==> flow/design.v <==
module spi_slave_interface #(
    parameter integer WIDTH = 16
)(
    input  logic clk,                
    input  logic rst,                
    input  logic sclk,              
    input  logic cs_n,              
    input  logic mosi,              
    output logic miso,              
    output logic wr_en,                             
    output logic [15:0] addr,                       
    output logic signed [WIDTH-1:0] wr_data,        
    input  logic signed [WIDTH-1:0] rd_data         
);
    typedef enum logic [1:0] {
        IDLE,
        SHIFT_IN,
        SHIFT_OUT
    } spi_state_t;
    spi_state_t state, next_state;
    logic [5:0] bit_count;
    logic [31:0] shift_reg;          
    logic [WIDTH-1:0] read_buffer;   
    logic [1:0] sclk_sync;
    logic sclk_rising, sclk_falling;
    always_ff @(posedge clk or posedge rst) begin
        if (rst) begin
            sclk_sync <= 2'b00;
        end else begin
            sclk_sync <= {sclk_sync[0], sclk};
        end
    end
    assign sclk_rising  = (sclk_sync == 2'b01);
    assign sclk_falling = (sclk_sync == 2'b10);
    always_ff @(posedge clk or posedge rst) begin
        if (rst) begin
            state <= IDLE;
        end else begin
            state <= next_state;
        end
    end
    always_comb begin
        next_state = state;
        case (state)
            IDLE: begin
                if (!cs_n) begin
                    next_state = SHIFT_IN;
                end
            end
            SHIFT_IN: begin
                if (bit_count == 6'd32) begin
                    next_state = SHIFT_OUT;
                end
            end
            SHIFT_OUT: begin
                if (cs_n) begin
                    next_state = IDLE;
                end
            end
            default: begin
                next_state = IDLE;
            end
        endcase
    end
    always_ff @(posedge clk or posedge rst) begin
        if (rst) begin
            shift_reg <= 32'd0;
            bit_count <= 6'd0;
        end else if (cs_n) begin
            shift_reg <= 32'd0;
            bit_count <= 6'd0;
        end else if (state == SHIFT_IN) begin
            if (sclk_rising) begin
                shift_reg <= {shift_reg[30:0], mosi};
                bit_count <= bit_count + 1;
            end
        end else if (state != SHIFT_IN) begin
            bit_count <= 6'd0;
        end
    end
    always_ff @(posedge clk or posedge rst) begin
        if (rst) begin
            wr_en   <= 1'b0;
            addr    <= 16'd0;
            wr_data <= '0;
        end else begin
            wr_en <= 1'b0;  
            if (state == SHIFT_IN && bit_count == 6'd32) begin
                addr    <= shift_reg[30:16];
                wr_data <= shift_reg[15:0];
                if (!shift_reg[31]) begin  
                    wr_en <= 1'b1;
                end
            end
        end
    end
    logic rd_pending;
    always_ff @(posedge clk or posedge rst) begin
        if (rst) begin
            rd_pending <= 1'b0;
        end else begin
            rd_pending <= (state == SHIFT_IN && bit_count == 6'd32 && shift_reg[31]);
        end
    end
    always_ff @(posedge clk or posedge rst) begin
        if (rst) begin
            read_buffer <= '0;
        end else begin
            if (rd_pending) begin
                read_buffer <= rd_data;
            end else if (state == SHIFT_OUT && sclk_falling) begin
                read_buffer <= {read_buffer[WIDTH-2:0], 1'b0};
            end
        end
    end
    always_ff @(posedge clk or posedge rst) begin
        if (rst) begin
            miso <= 1'b0;
        end else begin
            if (state == SHIFT_OUT && shift_reg[31]) begin
                miso <= read_buffer[WIDTH-1];
            end else begin
                miso <= 1'b0;
            end
        end
    end
endmodule
module parameter_register_file #(
    parameter integer WIDTH = 16,
    parameter integer NUM_NEURONS_LAYER_1 = 4,
    parameter integer NUM_NEURONS_LAYER_2 = 3
)(
    input  logic clk,
    input  logic rst,
    input  logic wr_en,
    input  logic [15:0] addr,
    input  logic signed [WIDTH-1:0] wr_data,
    output logic signed [WIDTH-1:0] rd_data,
    output logic signed [WIDTH-1:0] threshold,
    output logic signed [WIDTH-1:0] leak,
    output logic signed [WIDTH-1:0] reset_potential,
    output logic signed [WIDTH-1:0] refractory_cycles,
    output logic [NUM_NEURONS_LAYER_1-1:0][NUM_NEURONS_LAYER_2-1:0][WIDTH-1:0] synaptic_weights
);
    logic signed [WIDTH-1:0] threshold_reg, leak_reg, reset_reg, refractory_reg;
    logic [NUM_NEURONS_LAYER_1-1:0][NUM_NEURONS_LAYER_2-1:0][WIDTH-1:0] weight_mem;
    int w_idx, w_i, w_j;
    assign w_idx = addr - 16'h1000;
    assign w_i   = w_idx / NUM_NEURONS_LAYER_2;
    assign w_j   = w_idx % NUM_NEURONS_LAYER_2;
    always_ff @(posedge clk or posedge rst) begin
        if (rst) begin
            threshold_reg   <= 16'd1000;
            leak_reg        <= 16'd10;
            reset_reg       <= 16'd0;
            refractory_reg  <= 16'd10;
            for (int m = 0; m < NUM_NEURONS_LAYER_1; m++) begin
                for (int n = 0; n < NUM_NEURONS_LAYER_2; n++) begin
                    weight_mem[m][n] <= '0;
                end
            end
        end else if (wr_en) begin
            case (addr)
                16'h0000: threshold_reg  <= wr_data;
                16'h0001: leak_reg       <= wr_data;
                16'h0002: reset_reg      <= wr_data;
                16'h0003: refractory_reg <= wr_data;
                default: begin
                    if (addr >= 16'h1000 && addr < 16'h1000 + NUM_NEURONS_LAYER_1 * NUM_NEURONS_LAYER_2) begin
                        weight_mem[w_i][w_j] <= wr_data;
                    end
                end
            endcase
        end
    end
    always_comb begin
        case (addr)
            16'h0000: rd_data = threshold_reg;
            16'h0001: rd_data = leak_reg;
            16'h0002: rd_data = reset_reg;
            16'h0003: rd_data = refractory_reg;
            default: begin
                if (addr >= 16'h1000 && addr < 16'h1000 + NUM_NEURONS_LAYER_1 * NUM_NEURONS_LAYER_2) begin
                    rd_data = weight_mem[w_i][w_j];
                end else begin
                    rd_data = '0;
                end
            end
        endcase
    end
    assign threshold          = threshold_reg;
    assign leak               = leak_reg;
    assign reset_potential    = reset_reg;
    assign refractory_cycles  = refractory_reg;
    assign synaptic_weights   = weight_mem;
endmodule
module lif_neuron #(
    parameter integer WIDTH = 16
)(
    input  logic                      clk,
    input  logic                      rst,
    input  logic signed [WIDTH-1:0]   input_current,
    input  logic signed [WIDTH-1:0]   threshold,
    input  logic signed [WIDTH-1:0]   leak,
    input  logic signed [WIDTH-1:0]   reset_potential,
    input  logic signed [WIDTH-1:0]   refractory_cycles,
    output reg                        spike
);
    localparam signed [WIDTH-1:0] MAX_POTENTIAL = 2**(WIDTH-1) - 1;
    localparam signed [WIDTH-1:0] MIN_POTENTIAL = -(2**(WIDTH-1));
    logic signed [WIDTH-1:0] membrane_potential;
    logic [WIDTH-1:0] refractory_counter;
    logic in_refractory;
    logic signed [WIDTH:0] extended_sum;   
    logic signed [WIDTH-1:0] next_potential;
    logic spike_next;
    always_comb begin
        extended_sum = $signed(membrane_potential) + $signed(input_current) - $signed(leak);
        if (extended_sum > MAX_POTENTIAL)
            next_potential = MAX_POTENTIAL;
        else if (extended_sum < MIN_POTENTIAL)
            next_potential = MIN_POTENTIAL;
        else
            next_potential = extended_sum[WIDTH-1:0];
        spike_next = (!in_refractory && next_potential >= threshold);
    end
    always_ff @(posedge clk or posedge rst) begin
        if (rst) begin
            membrane_potential <= 0;
            spike <= 0;
            refractory_counter <= 0;
            in_refractory <= 0;
        end else begin
            spike <= 0;
            if (in_refractory) begin
                if (refractory_counter == 0)
                    in_refractory <= 0;
                else
                    refractory_counter <= refractory_counter - 1;
            end else begin
                if (spike_next) begin
                    spike <= 1;
                    membrane_potential <= reset_potential;
                    in_refractory <= 1;
                    refractory_counter <= refractory_cycles - 1;
                end else begin
                    membrane_potential <= next_potential;
                end
            end
        end
    end
endmodule
module fully_connected_neural_network #(
    parameter integer WIDTH = 16,
    parameter integer NUM_NEURONS_LAYER_1 = 4,
    parameter integer NUM_NEURONS_LAYER_2 = 3
)(
    input  logic clk,
    input  logic rst,
    input  logic signed [WIDTH-1:0] input_current,
    input  logic signed [WIDTH-1:0] threshold,
    input  logic signed [WIDTH-1:0] leak,
    input  logic signed [WIDTH-1:0] reset_potential,
    input  logic signed [WIDTH-1:0] refractory_cycles,
    input  logic [NUM_NEURONS_LAYER_1-1:0][NUM_NEURONS_LAYER_2-1:0][WIDTH-1:0] synaptic_weights,
    output logic [NUM_NEURONS_LAYER_2-1:0] spikes_layer_2
);
    logic spike_layer_1 [NUM_NEURONS_LAYER_1-1:0];
    logic signed [WIDTH-1:0] input_current_layer_2 [NUM_NEURONS_LAYER_2-1:0];
    logic spike_layer_2_int [NUM_NEURONS_LAYER_2-1:0];
    genvar i;
    generate
        for (i = 0; i < NUM_NEURONS_LAYER_1; i++) begin : layer_1_neurons
            lif_neuron #(
                .WIDTH(WIDTH)
            ) neuron_layer_1 (
                .clk(clk),
                .rst(rst),
                .input_current(input_current),
                .threshold(threshold),
                .leak(leak),
                .reset_potential(reset_potential),
                .refractory_cycles(refractory_cycles),
                .spike(spike_layer_1[i])
            );
        end
    endgenerate
    always_comb begin
        integer j, k;
        for (j = 0; j < NUM_NEURONS_LAYER_2; j++) begin
            input_current_layer_2[j] = 0;
            for (k = 0; k < NUM_NEURONS_LAYER_1; k++) begin
                if (spike_layer_1[k]) begin
                    input_current_layer_2[j] += synaptic_weights[k][j];
                end
            end
        end
    end
    generate
        for (i = 0; i < NUM_NEURONS_LAYER_2; i++) begin : layer_2_neurons
            lif_neuron #(
                .WIDTH(WIDTH)
            ) neuron_layer_2 (
                .clk(clk),
                .rst(rst),
                .input_current(input_current_layer_2[i]),
                .threshold(threshold),
                .leak(leak),
                .reset_potential(reset_potential),
                .refractory_cycles(refractory_cycles),
                .spike(spike_layer_2_int[i])
            );
        end
    endgenerate
    always_ff @(posedge clk or posedge rst) begin
        if (rst) begin
            spikes_layer_2 <= '0;
        end else begin
            for (int s = 0; s < NUM_NEURONS_LAYER_2; s++) begin
                spikes_layer_2[s] <= spike_layer_2_int[s];
            end
        end
    end
endmodule
module top #(
    parameter integer WIDTH = 16,
    parameter integer NUM_NEURONS_LAYER_1 = 4,
    parameter integer NUM_NEURONS_LAYER_2 = 3
)(
    input  logic clk,
    input  logic rst,
    input  logic sclk,
    input  logic cs_n,
    input  logic mosi,
    output logic miso,
    input  logic signed [WIDTH-1:0] input_current,
    output logic [NUM_NEURONS_LAYER_2-1:0] spikes
);
    logic wr_en;
    logic [15:0] addr;
    logic signed [WIDTH-1:0] wr_data;
    logic signed [WIDTH-1:0] rd_data;
    logic signed [WIDTH-1:0] threshold;
    logic signed [WIDTH-1:0] leak;
    logic signed [WIDTH-1:0] reset_potential;
    logic signed [WIDTH-1:0] refractory_cycles;
    logic [NUM_NEURONS_LAYER_1-1:0][NUM_NEURONS_LAYER_2-1:0][WIDTH-1:0] synaptic_weights;
    spi_slave_interface #(
        .WIDTH(WIDTH)
    ) spi_inst (
        .clk(clk),
        .rst(rst),
        .sclk(sclk),
        .cs_n(cs_n),
        .mosi(mosi),
        .miso(miso),
        .wr_en(wr_en),
        .addr(addr),
        .wr_data(wr_data),
        .rd_data(rd_data)
    );
    parameter_register_file #(
        .WIDTH(WIDTH),
        .NUM_NEURONS_LAYER_1(NUM_NEURONS_LAYER_1),
        .NUM_NEURONS_LAYER_2(NUM_NEURONS_LAYER_2)
    ) reg_file (
        .clk(clk),
        .rst(rst),
        .wr_en(wr_en),
        .addr(addr),
        .wr_data(wr_data),
        .rd_data(rd_data),
        .threshold(threshold),
        .leak(leak),
        .reset_potential(reset_potential),
        .refractory_cycles(refractory_cycles),
        .synaptic_weights(synaptic_weights)
    );
    fully_connected_neural_network #(
        .WIDTH(WIDTH),
        .NUM_NEURONS_LAYER_1(NUM_NEURONS_LAYER_1),
        .NUM_NEURONS_LAYER_2(NUM_NEURONS_LAYER_2)
    ) nn_inst (
        .clk(clk),
        .rst(rst),
        .input_current(input_current),
        .threshold(threshold),
        .leak(leak),
        .reset_potential(reset_potential),
        .refractory_cycles(refractory_cycles),
        .synaptic_weights(synaptic_weights),
        .spikes_layer_2(spikes)
    );
endmodule
## From RTL to reports: top

Tool output for the design above, in the order of the flow.
Line numbers count from 1 in the design file above.
A cell with - has no value.

| inputs | value |
|---|---|
| design top | top |
| clock port | clk |
| cell library | sky130hd |
| timing corner | tt_025C_1v80 |

## Word-level counts

Source: Yosys, flattened and elaborated. Widths are those after wreduce. Registers that Yosys merges into a memory's read port (data or address) are not register bits. Print and check cells do not count. Equal cells are merged and count once.

| cells by class | value |
|---|---|
| div/mod/pow operators | 2 |
| order comparisons | 23 |
| mux-type cells | 100 |
| bitwise gates (word level) | 4 |
| equal/unequal tests | 20 |
| reductions and logical operators | 55 |
| multiply operators | 1 |
| shift operators | 3 |
| $add $sub $neg | 35 |

Operator list:

| cell | number |
|---|---|
| 16-bit 2-to-1 mux | 57 |
| 16-bit by 33-bit variable shift with 192-bit output | 1 |
| 16-bit by 33-bit variable shift with 192-bit output with constant A | 1 |
| 192-bit AND | 1 |
| 192-bit OR | 1 |
| 192-bit by 32-bit indexed select with 16-bit output | 1 |
| 192-bit inverter | 1 |
| 16-bit adder | 9 |
| 16-bit logical NOT | 8 |
| 16-bit by 16-bit adder with 17-bit output | 7 |
| 17-bit by 16-bit subtractor with 17-bit output | 7 |
| 17-bit by 16-bit greater-than comparator with 1-bit output with constant B | 7 |
| 17-bit by 16-bit < comparator with 1-bit output with constant B | 7 |
| 16-bit by 1-bit subtractor with 16-bit output with constant B | 7 |
| 16-bit greater-or-equal comparator | 7 |
| 32-bit by 3-bit divider with 32-bit output with constant B | 1 |
| 32-bit by 3-bit remainder unit with 32-bit output with constant B | 1 |
| 32-bit by 3-bit multiplier with 28-bit output with constant B | 1 |
| 32-bit 2-to-1 mux | 3 |
| 16-bit parallel mux with 4-bit select | 1 |
| 32-bit negation with 33-bit output | 1 |
| 32-bit adder | 1 |
| 1-bit 2-to-1 mux | 31 |
| 15-bit by 2-bit equality test with 1-bit output with constant B | 2 |
| 2-bit AND reduction | 13 |
| 6-bit 2-to-1 mux | 4 |
| 2-bit nonzero test | 10 |
| 2-bit != test with constant B | 9 |

Other operator kinds: 20; their cells: 43.

| word-level totals | value |
|---|---|
| memory bits (read-only) | 0 |
| clocked read ports x word width | 0 |
| output and inout bits | 4 |
| bits in latches | 0 |
| register bits after elaboration | 589 |
| memory cells | 0 |
| input port bits | 21 |
| elaborated cells | 287 |
| RAM bits | 0 |

## Longest topological paths

Depth = most cells in a row (Yosys ltp): at word level without a register or memory, in the mapped netlist without a sequential cell, where the memories' decode and read muxes count.

| depth | value |
|---|---|
| depth after elaboration | 16 |
| ABC_AREA | 0 |
| gate-level depth with buffers | 75 |
| mapped depth without buffers | 66 |

## Synthesis result

Yosys stat after the flow's synthesis: flattened, memories mapped to cells. It holds for the ABC_AREA given above (unset counts as 0); a run with the other value may have another netlist.
Totals and module areas in this step are rounded.

Cell types:

| cell type | number |
|---|---|
| sky130_fd_sc_hd__dfrtp_1 | 579 |
| sky130_fd_sc_hd__ha_1 | 467 |
| sky130_fd_sc_hd__mux2_2 | 240 |
| sky130_fd_sc_hd__a21oi_1 | 512 |
| sky130_fd_sc_hd__xnor2_1 | 286 |
| sky130_fd_sc_hd__fa_1 | 123 |
| sky130_fd_sc_hd__o21ai_0 | 441 |
| sky130_fd_sc_hd__inv_1 | 569 |
| sky130_fd_sc_hd__mux2i_1 | 161 |
| sky130_fd_sc_hd__nand2_1 | 398 |
| sky130_fd_sc_hd__mux2_4 | 72 |
| sky130_fd_sc_hd__mux4_2 | 48 |
| sky130_fd_sc_hd__o21bai_1 | 134 |
| sky130_fd_sc_hd__nor2_1 | 255 |
| sky130_fd_sc_hd__clkbuf_1 | 187 |
| sky130_fd_sc_hd__nand3_1 | 139 |
| sky130_fd_sc_hd__xor2_1 | 72 |
| sky130_fd_sc_hd__o22ai_1 | 74 |

Other cell types: 83; their cells: 893.

| synthesis totals | value |
|---|---|
| flip-flops | 590 |
| mapped cells | 5650 |
| chip area (Yosys) | 0.05158 mm^2 |
| area of sequential cells | 0.01478 mm^2 |
| buffers | 261 |

By module: a second synthesis without flattening, with its own total; a netlist apart from the flattened one above.

| unflattened totals | value |
|---|---|
| cell total of the unflattened synthesis | 6888 |
| area (unflattened synthesis) | 0.05904 mm^2 |

Rows give one instance, submodules left out.

Modules:

| module | times used | cells | area (mm^2) | sequential area (mm^2) |
|---|---|---|---|---|
| lif_neuron (WIDTH=16) | 7 | 505 | 0.00407 | 0.0008508 |
| parameter_register_file | 1 | 1927 | 0.01886 | 0.006419 |
| fully_connected_neural_network | 1 | 1088 | 0.007823 | 0.0000751 |
| spi_slave_interface (WIDTH=16) | 1 | 338 | 0.003869 | 0.002328 |
| top | 1 | 0 | 0 | 0 |

## Path before layout

OpenSTA on the mapped netlist: ideal clock, no wires. The path of least setup slack (recovery checks aside). Input and output delay are each 20% of the period. Register names are those of the netlist, which keeps one name where synthesis merged equal registers.

| path after synthesis | value |
|---|---|
| kind | reg2reg |
| start point | register spi_inst.addr[0] |
| end point | register reg_file.weight_mem |
| path delay | 13.335 ns |
| period | 14.0 ns |
| arrival time | 13.207 ns |
| buffers on the path | 7 |
| setup slack | 0.665 ns |
| driving pins on the path | 70 |
| synthesis period reached | 13.335 ns |

"path delay" = arrival - input delay + setup time.
"driving pins on the path" counts driving pins, that of a launching flip-flop among them; a cell with two outputs on the path counts twice.
"synthesis period reached" is the clock period less the worst setup slack; recovery checks do not enter. This is arithmetic on one report: input and output delays are still those of the set period (20% each).
An end named without its bit number is one bit of that signal or, where synthesis recoded a state register, one of its new flip-flops.
The rows between start and end are the longest chain of elaborated cells between them; the timing report does not say that the signal goes this way. Where chains are equally long, one stands for them.
Each line given opens the expression or statement behind the cell; cells for indexed reads and writes are added by Yosys, which also makes memories of some case tables.

| between the ends, after synthesis | value |
|---|---|
| path through | sky130_fd_sc_hd__dfrtp_1 -> sky130_fd_sc_hd__inv_1 -> sky130_fd_sc_hd__ha_1 -> sky130_fd_sc_hd__or3b_2 -> sky130_fd_sc_hd__o31ai_1 -> sky130_fd_sc_hd__a221oi_1 -> sky130_fd_sc_hd__a221o_1 -> sky130_fd_sc_hd__a221oi_2 -> sky130_fd_sc_hd__buf_4 -> sky130_fd_sc_hd__nand3_1 -> sky130_fd_sc_hd__o311a_1 -> sky130_fd_sc_hd__and2_4 -> sky130_fd_sc_hd__o21ai_2 -> sky130_fd_sc_hd__o21ai_2 -> sky130_fd_sc_hd__a21oi_4 -> sky130_fd_sc_hd__inv_2 -> sky130_fd_sc_hd__ha_1 -> sky130_fd_sc_hd__inv_1 -> [... 34 more ...] -> sky130_fd_sc_hd__nor2b_1 -> sky130_fd_sc_hd__xnor2_1 -> sky130_fd_sc_hd__ha_1 -> sky130_fd_sc_hd__o211ai_1 -> sky130_fd_sc_hd__o21ai_0 -> sky130_fd_sc_hd__a21o_1 -> sky130_fd_sc_hd__a21oi_1 -> sky130_fd_sc_hd__xnor2_1 -> sky130_fd_sc_hd__o41ai_1 -> sky130_fd_sc_hd__nor4_1 -> sky130_fd_sc_hd__o211ai_1 -> sky130_fd_sc_hd__a311o_1 -> sky130_fd_sc_hd__nor4_2 -> sky130_fd_sc_hd__buf_6 -> sky130_fd_sc_hd__and4_1 -> sky130_fd_sc_hd__buf_4 -> sky130_fd_sc_hd__buf_8 -> sky130_fd_sc_hd__mux2_1 |
| length of the longest elaborated chain | 9 |
| elaborated cells on any way between the ends | 21 |

Ends and longest elaborated chain, after synthesis:

| what | RTL line | text |
|---|---|---|
| from (decl) | 11 | `output logic [15:0] addr,` |
| from (assign) | 84 | `addr    <= 16'd0;` |
| from (assign) | 89 | `addr    <= shift_reg[30:16];` |
| 15-bit by 13-bit subtractor with 16-bit output | 148 | `assign w_idx = addr - 16'h1000;` |
| 32-bit by 3-bit divider with 32-bit output | 149 | `assign w_i   = w_idx / NUM_NEURONS_LAYER_2;` |
| 32-bit by 3-bit multiplier with 28-bit output | 170 | `weight_mem[w_i][w_j] <= wr_data;` |
| 32-bit adder | 170 |  |
| 32-bit negation with 33-bit output | 170 |  |
| 16-bit by 33-bit variable shift with 192-bit output | 170 |  |
| 192-bit inverter | 170 |  |
| 192-bit AND | 170 |  |
| 192-bit OR | 170 |  |
| to (assign) | 159 | `weight_mem[m][n] <= '0;` |
| to (assign) | 170 |  |
| to (decl) | 146 | `logic [NUM_NEURONS_LAYER_1-1:0][NUM_NEURONS_LAYER_2-1:0][WIDTH-1:0] weight_mem;` |

## Path in the finished layout

Path of least setup slack in the final report of stored run 1 (OpenROAD, finished layout, wires in). Where an end is a register, its clock arrival counts in the times.

| path post-layout | value |
|---|---|
| kind | reg2reg |
| start point | register spi_inst.addr[13] |
| end point | register reg_file.weight_mem |
| buffers on the path | 3 |
| period | 14.0 ns |
| driving pins on the path | 59 |
| arrival time | 13.53 ns |
| setup slack | 0.99 ns |

An end named without its bit number is one bit of that signal or, where synthesis recoded a state register, one of its new flip-flops.
The rows between start and end are the longest chain of elaborated cells between them; the timing report does not say that the signal goes this way. Where chains are equally long, one stands for them.

| between the ends, post-layout | value |
|---|---|
| path through | sky130_fd_sc_hd__dfrtp_2 -> sky130_fd_sc_hd__or3_4 -> sky130_fd_sc_hd__a311o_1 -> sky130_fd_sc_hd__and2_1 -> sky130_fd_sc_hd__xnor2_1 -> sky130_fd_sc_hd__a221o_1 -> sky130_fd_sc_hd__a221oi_4 -> sky130_fd_sc_hd__buf_4 -> sky130_fd_sc_hd__nand3_1 -> sky130_fd_sc_hd__o2111a_1 -> sky130_fd_sc_hd__or2_4 -> sky130_fd_sc_hd__o21ai_2 -> sky130_fd_sc_hd__o21ai_2 -> sky130_fd_sc_hd__a21oi_4 -> sky130_fd_sc_hd__inv_2 -> sky130_fd_sc_hd__ha_1 -> sky130_fd_sc_hd__inv_1 -> sky130_fd_sc_hd__o2111ai_1 -> [... 23 more ...] -> sky130_fd_sc_hd__nand2_1 -> sky130_fd_sc_hd__o21ai_0 -> sky130_fd_sc_hd__a31oi_2 -> sky130_fd_sc_hd__a2111oi_2 -> sky130_fd_sc_hd__nor3b_1 -> sky130_fd_sc_hd__nor2_1 -> sky130_fd_sc_hd__o21bai_1 -> sky130_fd_sc_hd__a21o_1 -> sky130_fd_sc_hd__xor2_2 -> sky130_fd_sc_hd__o41ai_1 -> sky130_fd_sc_hd__nor4_1 -> sky130_fd_sc_hd__o211ai_1 -> sky130_fd_sc_hd__a311o_1 -> sky130_fd_sc_hd__nor4_4 -> sky130_fd_sc_hd__buf_12 -> sky130_fd_sc_hd__and4_1 -> sky130_fd_sc_hd__buf_12 -> sky130_fd_sc_hd__mux2_2 |
| length of the longest elaborated chain | 9 |
| elaborated cells on any way between the ends | 21 |

Ends and longest elaborated chain, post-layout:

| what | RTL line | text |
|---|---|---|
| from (decl) | 11 | `output logic [15:0] addr,` |
| from (assign) | 84 | `addr    <= 16'd0;` |
| from (assign) | 89 | `addr    <= shift_reg[30:16];` |
| 15-bit by 13-bit subtractor with 16-bit output | 148 | `assign w_idx = addr - 16'h1000;` |
| 32-bit by 3-bit divider with 32-bit output | 149 | `assign w_i   = w_idx / NUM_NEURONS_LAYER_2;` |
| 32-bit by 3-bit multiplier with 28-bit output | 170 | `weight_mem[w_i][w_j] <= wr_data;` |
| 32-bit adder | 170 |  |
| 32-bit negation with 33-bit output | 170 |  |
| 16-bit by 33-bit variable shift with 192-bit output | 170 |  |
| 192-bit inverter | 170 |  |
| 192-bit AND | 170 |  |
| 192-bit OR | 170 |  |
| to (assign) | 159 | `weight_mem[m][n] <= '0;` |
| to (assign) | 170 |  |
| to (decl) | 146 | `logic [NUM_NEURONS_LAYER_1-1:0][NUM_NEURONS_LAYER_2-1:0][WIDTH-1:0] weight_mem;` |

FLOW RESULTS
============

Record of 3 stored runs of the RTL-to-layout flow on top, platform sky130hd. The runs are unordered. Constraints: input delay and output delay 20% of the set period each, output load 0.01 pF.
By "period achieved" is meant the clock period of the run minus its worst setup slack. This is arithmetic on one report: input and output delays are still those of the set period (20% each).
By "critical setup path time" is meant the share of the clock period that the worst setup path is allowed (20% is reserved at inputs, 20% at outputs), minus its slack. Clock arrival times at its registers enter into it.
Measured values are rounded.

## Stored run 1

==> flow/run.sh <==
#!/bin/bash
# the make line also repeats the synthesis and layout settings of config.mk as NAME=value (left out here)
make -C /OpenROAD-flow-scripts/flow DESIGN_CONFIG=/design/flow/config.mk WORK_HOME=/design/flow/orfs CLKGATE_MAP_FILE= finish
==> flow/config.mk <==
export PLATFORM = sky130hd
export DESIGN_NAME = top
export DESIGN_NICKNAME = top
export VERILOG_FILES = /design/flow/design.v
export SDC_FILE = /design/flow/constraint.sdc
export NUM_CORES = 4
export LEC_CHECK = 0
export CAP_MARGIN = 40
export CORE_MARGIN = 2
export CORE_UTILIZATION = 40
export HOLD_SLACK_MARGIN = -0.08
export SLEW_MARGIN = 20
==> flow/constraint.sdc <==
create_clock -name core_clock -period 14.0 [get_ports {clk}]
set_input_delay 2.8000 -clock core_clock [delete_from_list [all_inputs] [get_ports {clk}]]
set_output_delay 2.8000 -clock core_clock [all_outputs]
set_load 0.01 [all_outputs]

| result of stored run 1 | value |
|---|---|
| sum of negative setup slack | 0.000 ns |
| utilization after routing | 0.449 |
| critical setup path time | 13.01 ns |
| critical path type | reg2reg |
| worst setup slack after layout | 0.986 ns |
| standard-cell area after routing | 0.05734 mm^2 |
| post-route worst hold slack | 0.346 ns |
| area of the die | 0.1318 mm^2 |
| period achieved | 13.014 ns |
| synthesis area | 0.05158 mm^2 |

## Stored run 2

==> flow/run.sh <==
#!/bin/bash
# the make line also repeats the synthesis and layout settings of config.mk as NAME=value (left out here)
make -C /OpenROAD-flow-scripts/flow DESIGN_CONFIG=/design/flow/config.mk WORK_HOME=/design/flow/orfs CLKGATE_MAP_FILE= finish
==> flow/config.mk <==
export PLATFORM = sky130hd
export DESIGN_NAME = top
export DESIGN_NICKNAME = top
export VERILOG_FILES = /design/flow/design.v
export SDC_FILE = /design/flow/constraint.sdc
export NUM_CORES = 4
export LEC_CHECK = 0
export ABC_AREA = 1
export CAP_MARGIN = 20
export CORE_MARGIN = 2
export CORE_UTILIZATION = 40
export GPL_ROUTABILITY_DRIVEN = 0
export PLACE_DENSITY_LB_ADDON = 0.27
export SLEW_MARGIN = 20
==> flow/constraint.sdc <==
create_clock -name core_clock -period 14.0 [get_ports {clk}]
set_input_delay 2.8000 -clock core_clock [delete_from_list [all_inputs] [get_ports {clk}]]
set_output_delay 2.8000 -clock core_clock [all_outputs]
set_load 0.01 [all_outputs]

| result of stored run 2 | value |
|---|---|
| sum of negative setup slack | 0.000 ns |
| utilization after routing | 0.438 |
| critical setup path time | 12.70 ns |
| critical path type | reg2reg |
| worst setup slack after layout | 1.303 ns |
| standard-cell area after routing | 0.05589 mm^2 |
| post-route worst hold slack | 0.355 ns |
| area of the die | 0.1312 mm^2 |
| period achieved | 12.697 ns |
| synthesis area | 0.05132 mm^2 |

## Stored run 3

==> flow/run.sh <==
#!/bin/bash
# the make line also repeats the synthesis and layout settings of config.mk as NAME=value (left out here)
make -C /OpenROAD-flow-scripts/flow DESIGN_CONFIG=/design/flow/config.mk WORK_HOME=/design/flow/orfs CLKGATE_MAP_FILE= finish
==> flow/config.mk <==
export PLATFORM = sky130hd
export DESIGN_NAME = top
export DESIGN_NICKNAME = top
export VERILOG_FILES = /design/flow/design.v
export SDC_FILE = /design/flow/constraint.sdc
export NUM_CORES = 4
export LEC_CHECK = 0
export CAP_MARGIN = 20
export CORE_MARGIN = 2
export CORE_UTILIZATION = 40
export SLEW_MARGIN = 20
==> flow/constraint.sdc <==
create_clock -name core_clock -period 21.4 [get_ports {clk}]
set_input_delay 4.2800 -clock core_clock [delete_from_list [all_inputs] [get_ports {clk}]]
set_output_delay 4.2800 -clock core_clock [all_outputs]
set_load 0.01 [all_outputs]

| result of stored run 3 | value |
|---|---|
| sum of negative setup slack | 0.000 ns |
| utilization after routing | 0.438 |
| critical setup path time | 17.20 ns |
| critical path type | reg2reg |
| worst setup slack after layout | 4.205 ns |
| standard-cell area after routing | 0.05595 mm^2 |
| post-route worst hold slack | 0.334 ns |
| area of the die | 0.1318 mm^2 |
| period achieved | 17.195 ns |
| synthesis area | 0.05158 mm^2 |
